==> flow/design.v <==
module signed_mult_1_17 (out, a, b);
	output 	signed  [17:0]	out;
	input 	signed	[17:0] 	a;
	input 	signed	[17:0] 	b;
	wire 	signed	[35:0]	mult_out;
	assign mult_out = a * b;
	assign out = {mult_out[35], mult_out[33:17]};
endmodule
module OneNode(output signed [17:0] u_2_mid,    
	       input clock,		        
	       input reset,		        
	       input signed [17:0] u_hit_mid,   
	       input signed [17:0] u_1_right,   
	       input signed [17:0] u_1_left,     
	       input signed [17:0] u_1_up,      
	       input signed [17:0] u_1_down    
);  
    reg signed [17:0] u_0_mid_temp;		 
    reg signed [17:0] u_1_mid_temp, u_1_right_temp, u_1_left_temp, u_1_up_temp, u_1_down_temp; 
    wire signed [17:0] temp1,temp2, temp3, temp4;
    parameter [17:0] rho = (1<<17)/20; 
    parameter [17:0] eta = (999<<17)/1000;
    always @ (posedge clock) 
    begin
	if (reset == 0)
	begin
	    u_1_mid_temp = u_hit_mid; 
	    u_0_mid_temp = u_1_mid_temp; 
	    u_1_right_temp = 0; 
	    u_1_left_temp = 0;
	    u_1_up_temp = 0;
	    u_1_down_temp = 0;
   	end
        else
	begin
	    u_0_mid_temp = u_1_mid_temp;  
            u_1_mid_temp = u_2_mid;	   
	    u_1_right_temp = u_1_right;   
	    u_1_left_temp = u_1_left;	   
	    u_1_up_temp = u_1_up;         
	    u_1_down_temp = u_1_down;     
	end
    end
    assign  temp1 = u_1_up_temp + u_1_down_temp + u_1_right_temp + u_1_left_temp - (u_1_mid_temp<<<2);
    signed_mult_1_17 mult_1(.out(temp2),
			    .a(temp1),
                            .b(rho)); 
    assign  temp4 = temp2 + (u_1_mid_temp<<<1) - temp3;
    signed_mult_1_17 mult_2(.out(temp3),
			    .a(u_0_mid_temp),
                            .b(eta)); 
    signed_mult_1_17 mult_3(.out(u_2_mid),
			    .a(temp4),
                            .b(eta)); 
endmodule
module multNodes
#(parameter SIZE = 10)
(output signed [SIZE*SIZE*18-1:0] u_2_mid,    
 input clock,
 input reset,		        
 input signed [SIZE*SIZE*18-1:0] u_hit_mid,   
 input signed [SIZE*SIZE*18-1:0] u_1_right,   
 input signed [SIZE*SIZE*18-1:0] u_1_left,     
 input signed [SIZE*SIZE*18-1:0] u_1_up,      
 input signed [SIZE*SIZE*18-1:0] u_1_down     
);
    genvar i,j,k;
    generate
	for (k = 1; k < SIZE-1; k = k + 1) begin: side
		OneNode nodeUp(.u_2_mid(u_2_mid[(((0)*SIZE+(k))*18) +: 18]),
			       .clock(clock),
		               .reset(reset),
	                       .u_hit_mid(u_hit_mid[(((0)*SIZE+(k))*18) +: 18]),
	                       .u_1_right(u_1_right[(((0)*SIZE+(k+1))*18) +: 18]),
	                       .u_1_left(u_1_left[(((0)*SIZE+(k-1))*18) +: 18]),
	                       .u_1_up(18'sd0),
	       	               .u_1_down(u_1_down[(((1)*SIZE+(k))*18) +: 18]));
		OneNode nodeDown(.u_2_mid(u_2_mid[(((SIZE-1)*SIZE+(k))*18) +: 18]),
			         .clock(clock),
		                 .reset(reset),
	                         .u_hit_mid(u_hit_mid[(((SIZE-1)*SIZE+(k))*18) +: 18]),
	                         .u_1_right(u_1_right[(((SIZE-1)*SIZE+(k+1))*18) +: 18]),
	                         .u_1_left(u_1_left[(((SIZE-1)*SIZE+(k-1))*18) +: 18]),
	                         .u_1_up(u_1_up[(((SIZE-2)*SIZE+(k))*18) +: 18]),
	       	                 .u_1_down(18'sd0));
		OneNode nodeLeft(.u_2_mid(u_2_mid[(((k)*SIZE+(0))*18) +: 18]),
			         .clock(clock),
		                 .reset(reset),
	                         .u_hit_mid(u_hit_mid[(((k)*SIZE+(0))*18) +: 18]),
	                         .u_1_right(u_1_right[(((k)*SIZE+(1))*18) +: 18]),
	                         .u_1_left(18'sd0),
	                         .u_1_up(u_1_up[(((k-1)*SIZE+(0))*18) +: 18]),
	       	                 .u_1_down(u_1_down[(((k+1)*SIZE+(0))*18) +: 18]));
		OneNode nodeRight(.u_2_mid(u_2_mid[(((k)*SIZE+(SIZE-1))*18) +: 18]),
			         .clock(clock),
		                 .reset(reset),
	                         .u_hit_mid(u_hit_mid[(((k)*SIZE+(SIZE-1))*18) +: 18]),
	                         .u_1_right(18'sd0),
	                         .u_1_left(u_1_left[(((k)*SIZE+(SIZE-2))*18) +: 18]),
	                         .u_1_up(u_1_up[(((k+1)*SIZE+(SIZE-1))*18) +: 18]),
	       	                 .u_1_down(u_1_down[(((k-1)*SIZE+(SIZE-1))*18) +: 18]));
	end
    endgenerate
    generate
	for (k = 0; k < SIZE; k = k + 10) begin: corner
		OneNode UpLeftCorner(.u_2_mid(u_2_mid[(((0)*SIZE+(k))*18) +: 18]),
			             .clock(clock),
		                     .reset(reset),
	                             .u_hit_mid(u_hit_mid[(((0)*SIZE+(k))*18) +: 18]),
	                             .u_1_right(u_1_right[(((0)*SIZE+(k+1))*18) +: 18]),
	                             .u_1_left(18'sd0),
	                             .u_1_up(18'sd0),
	       	                     .u_1_down(u_1_down[(((1)*SIZE+(k))*18) +: 18]));
		OneNode UpRightCorner(.u_2_mid(u_2_mid[(((k)*SIZE+(SIZE-1))*18) +: 18]),
			             .clock(clock),
		                     .reset(reset),
	                             .u_hit_mid(u_hit_mid[(((k)*SIZE+(SIZE-1))*18) +: 18]),
	                             .u_1_right(18'sd0),
	                             .u_1_left(u_1_left[(((k)*SIZE+(SIZE-2))*18) +: 18]),
	                             .u_1_up(18'sd0),
	       	                     .u_1_down(u_1_down[(((k+1)*SIZE+(SIZE-1))*18) +: 18]));
		OneNode DownLeftCorner(.u_2_mid(u_2_mid[(((SIZE-1)*SIZE+(k))*18) +: 18]),
			               .clock(clock),
		                       .reset(reset),
	                               .u_hit_mid(u_hit_mid[(((SIZE-1)*SIZE+(k))*18) +: 18]),
	                               .u_1_right(u_1_right[(((SIZE-1)*SIZE+(k+1))*18) +: 18]),
	                               .u_1_left(18'sd0),
	                               .u_1_up(u_1_up[(((SIZE-2)*SIZE+(k))*18) +: 18]),
	       	                      .u_1_down(18'sd0));
		OneNode DownRightCorner(.u_2_mid(u_2_mid[(((SIZE-1)*SIZE+(SIZE-1))*18) +: 18]),
			                .clock(clock),
		                        .reset(reset),
	                                .u_hit_mid(u_hit_mid[(((SIZE-1)*SIZE+(SIZE-1))*18) +: 18]),
	                                .u_1_right(18'sd0),
	                                .u_1_left(u_1_left[(((SIZE-1)*SIZE+(SIZE-2))*18) +: 18]),
	                                .u_1_up(u_1_up[(((SIZE-2)*SIZE+(SIZE-1))*18) +: 18]),
	       	                        .u_1_down(18'sd0));
	end
    endgenerate
    generate
	for (i = 1; i < SIZE-1; i = i + 1) begin: row
	    for (j = 1; j < SIZE-1; j = j + 1) begin: col
		OneNode node(.u_2_mid(u_2_mid[(((i)*SIZE+(j))*18) +: 18]),
			     .clock(clock),
		             .reset(reset),
	                     .u_hit_mid(u_hit_mid[(((i)*SIZE+(j))*18) +: 18]),
	                     .u_1_right(u_1_right[(((i)*SIZE+(j+1))*18) +: 18]),
	                     .u_1_left(u_1_left[(((i)*SIZE+(j-1))*18) +: 18]),
	                     .u_1_up(u_1_up[(((i-1)*SIZE+(j))*18) +: 18]),
	       	             .u_1_down(u_1_down[(((i+1)*SIZE+(j))*18) +: 18]));
	    end
	end
    endgenerate
endmodule
module drum_grid
(input clock,
 input reset,                      
 input  [3*3*18-1:0] u_hit,        
 output [3*3*18-1:0] u_out         
);
    localparam SIZE = 3;
    wire signed [SIZE*SIZE*18-1:0] u_2_mid;
    multNodes #(.SIZE(SIZE)) grid(.u_2_mid(u_2_mid),
		  .clock(clock),
 	          .reset(reset),
 	          .u_hit_mid(u_hit),
 	          .u_1_right(u_2_mid),
 	          .u_1_left(u_2_mid),
 	          .u_1_up(u_2_mid),
 	          .u_1_down(u_2_mid));
    assign u_out = u_2_mid;
endmodule
Step by step through the tools: drum_grid
Tool output for the design above, in the order of the flow.
Line numbers count from 1 in the design file above.
Operators carry their Yosys type and port widths (W data, S select, Z words).
Library cell names are shortened.
A cell with -- has no value.

inputs
  top module = drum_grid
  clock input = clock
  cell library = sky130hd
  library corner = tt_025C_1v80

Elaborated design
Counts by Yosys on the flattened word-level netlist (proc, flatten, opt, wreduce; memories kept). Register bits leave out memories and registers merged into their read ports (data or address); mux counts leave out enables and synchronous resets folded into registers. Print and check cells are left out. Cells with the same type and inputs are merged into one.

bit counts
  output and inout port bits = 162
  bits of input ports = 164
  bits in registers = 486
  cells after elaboration = 114

cells by class
  $add $sub $neg = 42
  $mul = 27
  multiplexer cells = 18

operators with widths
  cell                      count
  $mul A18 B16 Y34 const B  18
  $mul A18 B14 Y32 const B  9
  $sub A18 B18 Y18          18
  $mux W18                  18
  $add A18 B18 Y18          15
  $add A15 B18 Y18          9

Longest topological paths
Yosys ltp: most cells in a row. Word level: on the elaborated netlist, between registers, memories and ports. Mapped: between sequential cells and ports; inverters and the memories' decode and read muxes count.

logic depth
  depth after elaboration = 9
  ABC_AREA = 0
  depth in mapped cells = 73
  gate-level depth less buffers = 72

Mapped cells and area
Source: synth_stat.txt of the flow (Yosys; design flattened, memories mapped). It holds for the ABC_AREA given above (unset counts as 0); a run with the other value may have another netlist.
Totals and module areas in this step are rounded.

synthesis totals
  cell count = 19654
  flip-flops = 486
  mapped area = 194600 µm²

cell types
  type      count  area in all (µm²)
  fa_1      4292   8.59E+04
  ha_1      3215   4.02E+04
  inv_1     6226   2.34E+04
  dfxtp_1   486    9.73E+03
  xnor2_1   731    6402.39
  xor2_1    312    2.73E+03
  a21o_1    352    2.64E+03
  a21oi_1   507    2.54E+03
  nor2_1    541    2.03E+03
  o21ai_0   345    1.73E+03
  nand2_1   406    1.52E+03
  mux2_2    130    1.46E+03
  o21a_1    163    1.22E+03
  and2_1    188    1.18E+03
  or2_2     168    1.05E+03
  nor3_1    193    965.926
  nand2b_1  126    788.256
  nand3_1   143    715.686

Other cell types: 89; their cells: 1130.
The figures by module come from a second, unflattened synthesis with its own total; it is not the netlist above.

second synthesis, totals
  cell total of the unflattened synthesis = 39817
  area (unflattened synthesis) = 371300 µm²

Rows give one instance, submodules left out.

modules
  module              area (µm²)  sequential area (µm²)  instances  cells
  signed_mult_1_17    11560       0.0                    27         1233
  OneNode             6576        2162                   9          725
  multNodes (SIZE=3)  3.8         0.0                    1          1
  drum_grid           0.0         0.0                    1          0

Worst setup path after synthesis
Path of least setup slack by OpenSTA after synthesis, without wires, with an ideal clock, recovery checks aside; 20% of the period is set as input and as output delay. Where synthesis merged equal registers, the netlist keeps one of their names.

path post-synthesis
  path kind = reg2out
  start point = register grid.side[1].nodeLeft.u_1_mid_temp[0]
  end point = output port u_out[70]
  time at the first pin = 0.000 ns
  buffers on the path = 1
  delay of the path = 16.763 ns
  arrival time = 16.763 ns
  external output delay = 5.000 ns
  slack = 3.237 ns
  driving pins on the path = 64
  clock period = 25.0 ns
  synthesis period reached = 21.763 ns

"delay of the path" = arrival - input delay + setup time.
A path that ends at an output port has no setup time.
"driving pins on the path" counts driving pins, that of a launching flip-flop among them; a cell with two outputs on the path counts twice.
"synthesis period reached" = period - worst setup slack (recovery checks aside). The figure is calculated, with input and output delays left at 20% of the set period.
Between the ends stands the longest chain of elaborated cells between them, by number of cells; it is not shown to be the way that was timed. Of several equally long chains one is given.
Each line given opens the expression or statement behind the cell; cells for indexed reads and writes are added by Yosys, which also makes memories of some case tables.

between the ends, post-synthesis
  cells stage by stage = dfxtp_1 -> inv_1 -> fa_1 -> inv_1 -> fa_1 -> inv_1 -> fa_1 -> a21o_1 -> a21oi_1 -> o21bai_1 -> a2111oi_0 -> o21ai_0 -> nand3_1 -> nor4_1 -> nor3_2 -> clkbuf_1 -> fa_1 -> ha_1 -> [28 not listed] -> inv_1 -> fa_1 -> fa_1 -> inv_1 -> fa_1 -> inv_1 -> fa_1 -> ha_1 -> and4_1 -> a21oi_1 -> nand2_1 -> a21oi_1 -> o21a_1 -> o21ai_0 -> a21oi_1 -> o21bai_1 -> a21oi_1 -> xnor2_1
  cells in the longest elaborated chain = 5

ends and longest elaborated chain, post-synthesis
  what              line  RTL
  from (decl)       19    reg signed [17:0] u_1_mid_temp, u_1_right_temp, u_1_left_temp, u_1_up_temp, u_1_down_temp;
  from (assign)     27    u_1_mid_temp = u_hit_mid;
  from (assign)     37    u_1_mid_temp = u_2_mid;
  $sub A18 B18 Y18  44    assign  temp1 = u_1_up_temp + u_1_down_temp + u_1_right_temp + u_1_left_temp - (u_1_mid_temp<<<2);
  $mul A18 B14 Y32  6     assign mult_out = a * b;
  $add A15 B18 Y18  48    assign  temp4 = temp2 + (u_1_mid_temp<<<1) - temp3;
  $sub A18 B18 Y18  48
  $mul A18 B16 Y34  6
  to (decl)         159   output [3*3*18-1:0] u_out

Path in the finished layout
Path of least setup slack in the final report of record 1 (OpenROAD, finished layout, wires in). Where an end is a register, its clock arrival counts in the times.

path post-layout
  path kind = reg2out
  start point = register (name not given)
  end point = output port u_out[35]
  slack = -5.70 ns
  external output delay = 2.90 ns
  clock period = 14.5 ns
  time at the first pin = 0.78 ns
  buffers on the path = 8
  driving pins on the path = 70
  arrival time = 17.30 ns

Between the ends stands the longest chain of elaborated cells between them, by number of cells; it is not shown to be the way that was timed. Of several equally long chains one is given.

between the ends, post-layout
  cells stage by stage = dfxtp_4 -> buf_12 -> fa_1 -> inv_2 -> fa_1 -> inv_2 -> fa_2 -> a21o_1 -> a21oi_2 -> nor2b_2 -> o41ai_4 -> buf_4 -> buf_4 -> o211ai_1 -> buf_4 -> a2111oi_4 -> nor3_4 -> clkbuf_8 -> [34 not listed] -> fa_2 -> inv_2 -> fa_1 -> fa_1 -> fa_1 -> inv_2 -> fa_1 -> ha_4 -> a21o_1 -> a21o_1 -> a21oi_4 -> a21o_1 -> a31oi_4 -> a21oi_4 -> a21oi_4 -> xnor2_2 -> xnor3_2 -> buf_6
  cells in the longest elaborated chain = 7

ends and longest elaborated chain, post-layout
  what                 line  RTL
  $add A18 B18 Y18 x2  44    assign  temp1 = u_1_up_temp + u_1_down_temp + u_1_right_temp + u_1_left_temp - (u_1_mid_temp<<<2);
  $sub A18 B18 Y18     44
  $mul A18 B14 Y32     6     assign mult_out = a * b;
  $add A15 B18 Y18     48    assign  temp4 = temp2 + (u_1_mid_temp<<<1) - temp3;
  $sub A18 B18 Y18     48
  $mul A18 B16 Y34     6
  to (decl)            159   output [3*3*18-1:0] u_out

Subject: flow runs of drum_grid

Hi,

Module drum_grid, platform sky130hd: 5 stored runs of the flow (Yosys, OpenROAD) with differing settings, in no particular order. Input and output delays are each 20% of the period that was set; the output load is 0.01 pF.
By "reached clock period" is meant the clock period of the run minus its worst setup slack. This is arithmetic on one report: input and output delays are still those of the set period (20% each).
By "critical path time" is meant the share of the clock period that the worst setup path is allowed (20% is reserved at inputs, 20% at outputs), minus its slack. Clock arrival times at its registers enter into it.
Measured values are rounded.
Among the settings, . means not set for that run.

item                                       record 1  record 2  record 3  record 4  record 5
ABC_AREA                                   0         .         .         .         .
CELL_PAD_IN_SITES_DETAIL_PLACEMENT         0         .         .         .         .
CELL_PAD_IN_SITES_GLOBAL_PLACEMENT         3         2         2         .         .
CORE_ASPECT_RATIO                          1.25      .         .         .         .
CORE_MARGIN                                7         2         2         2         2
CORE_UTILIZATION                           33        25        25        40        21
CTS_CLUSTER_DIAMETER                       317       311       .         .         .
CTS_CLUSTER_SIZE                           75        49        .         .         .
GPL_ROUTABILITY_DRIVEN                     0         .         .         .         .
GPL_TIMING_DRIVEN                          0         0         0         .         0
HOLD_SLACK_MARGIN                          0.02      .         .         .         .
SETUP_SLACK_MARGIN                         2.27      .         -2.0      .         5.0
TNS_END_PERCENT                            20        75        75        .         75
period_ns                                  14.5      35.2      35.2      25.0      35.2
CAP_MARGIN                                 20        20        20        20        20
SLEW_MARGIN                                20        40        20        20        20
MAX_ROUTING_LAYER                          .         met4      met5      .         met5
MIN_ROUTING_LAYER                          .         met2      .         .         .
PLACE_DENSITY_LB_ADDON                     .         0.01      0.01      .         0.01
chip area after synthesis (Yosys) (µm²)    194600    194600    194600    194600    194600
overall die area (µm²)                     611400    785400    785400    492000    934300
utilization of the finished layout         0.396     0.28      0.278     0.433     0.238
worst setup slack after layout (ns)        -5.696    5.539     6.033     0.932     6.325
worst hold slack in the final report (ns)  0.429     0.479     0.432     0.434     0.429
reached clock period (ns)                  20.196    29.661    29.167    24.068    28.875
critical path time (ns)                    17.30     22.62     22.13     19.07     21.83
critical path type                         reg2out   reg2out   reg2out   reg2out   reg2out

Regards
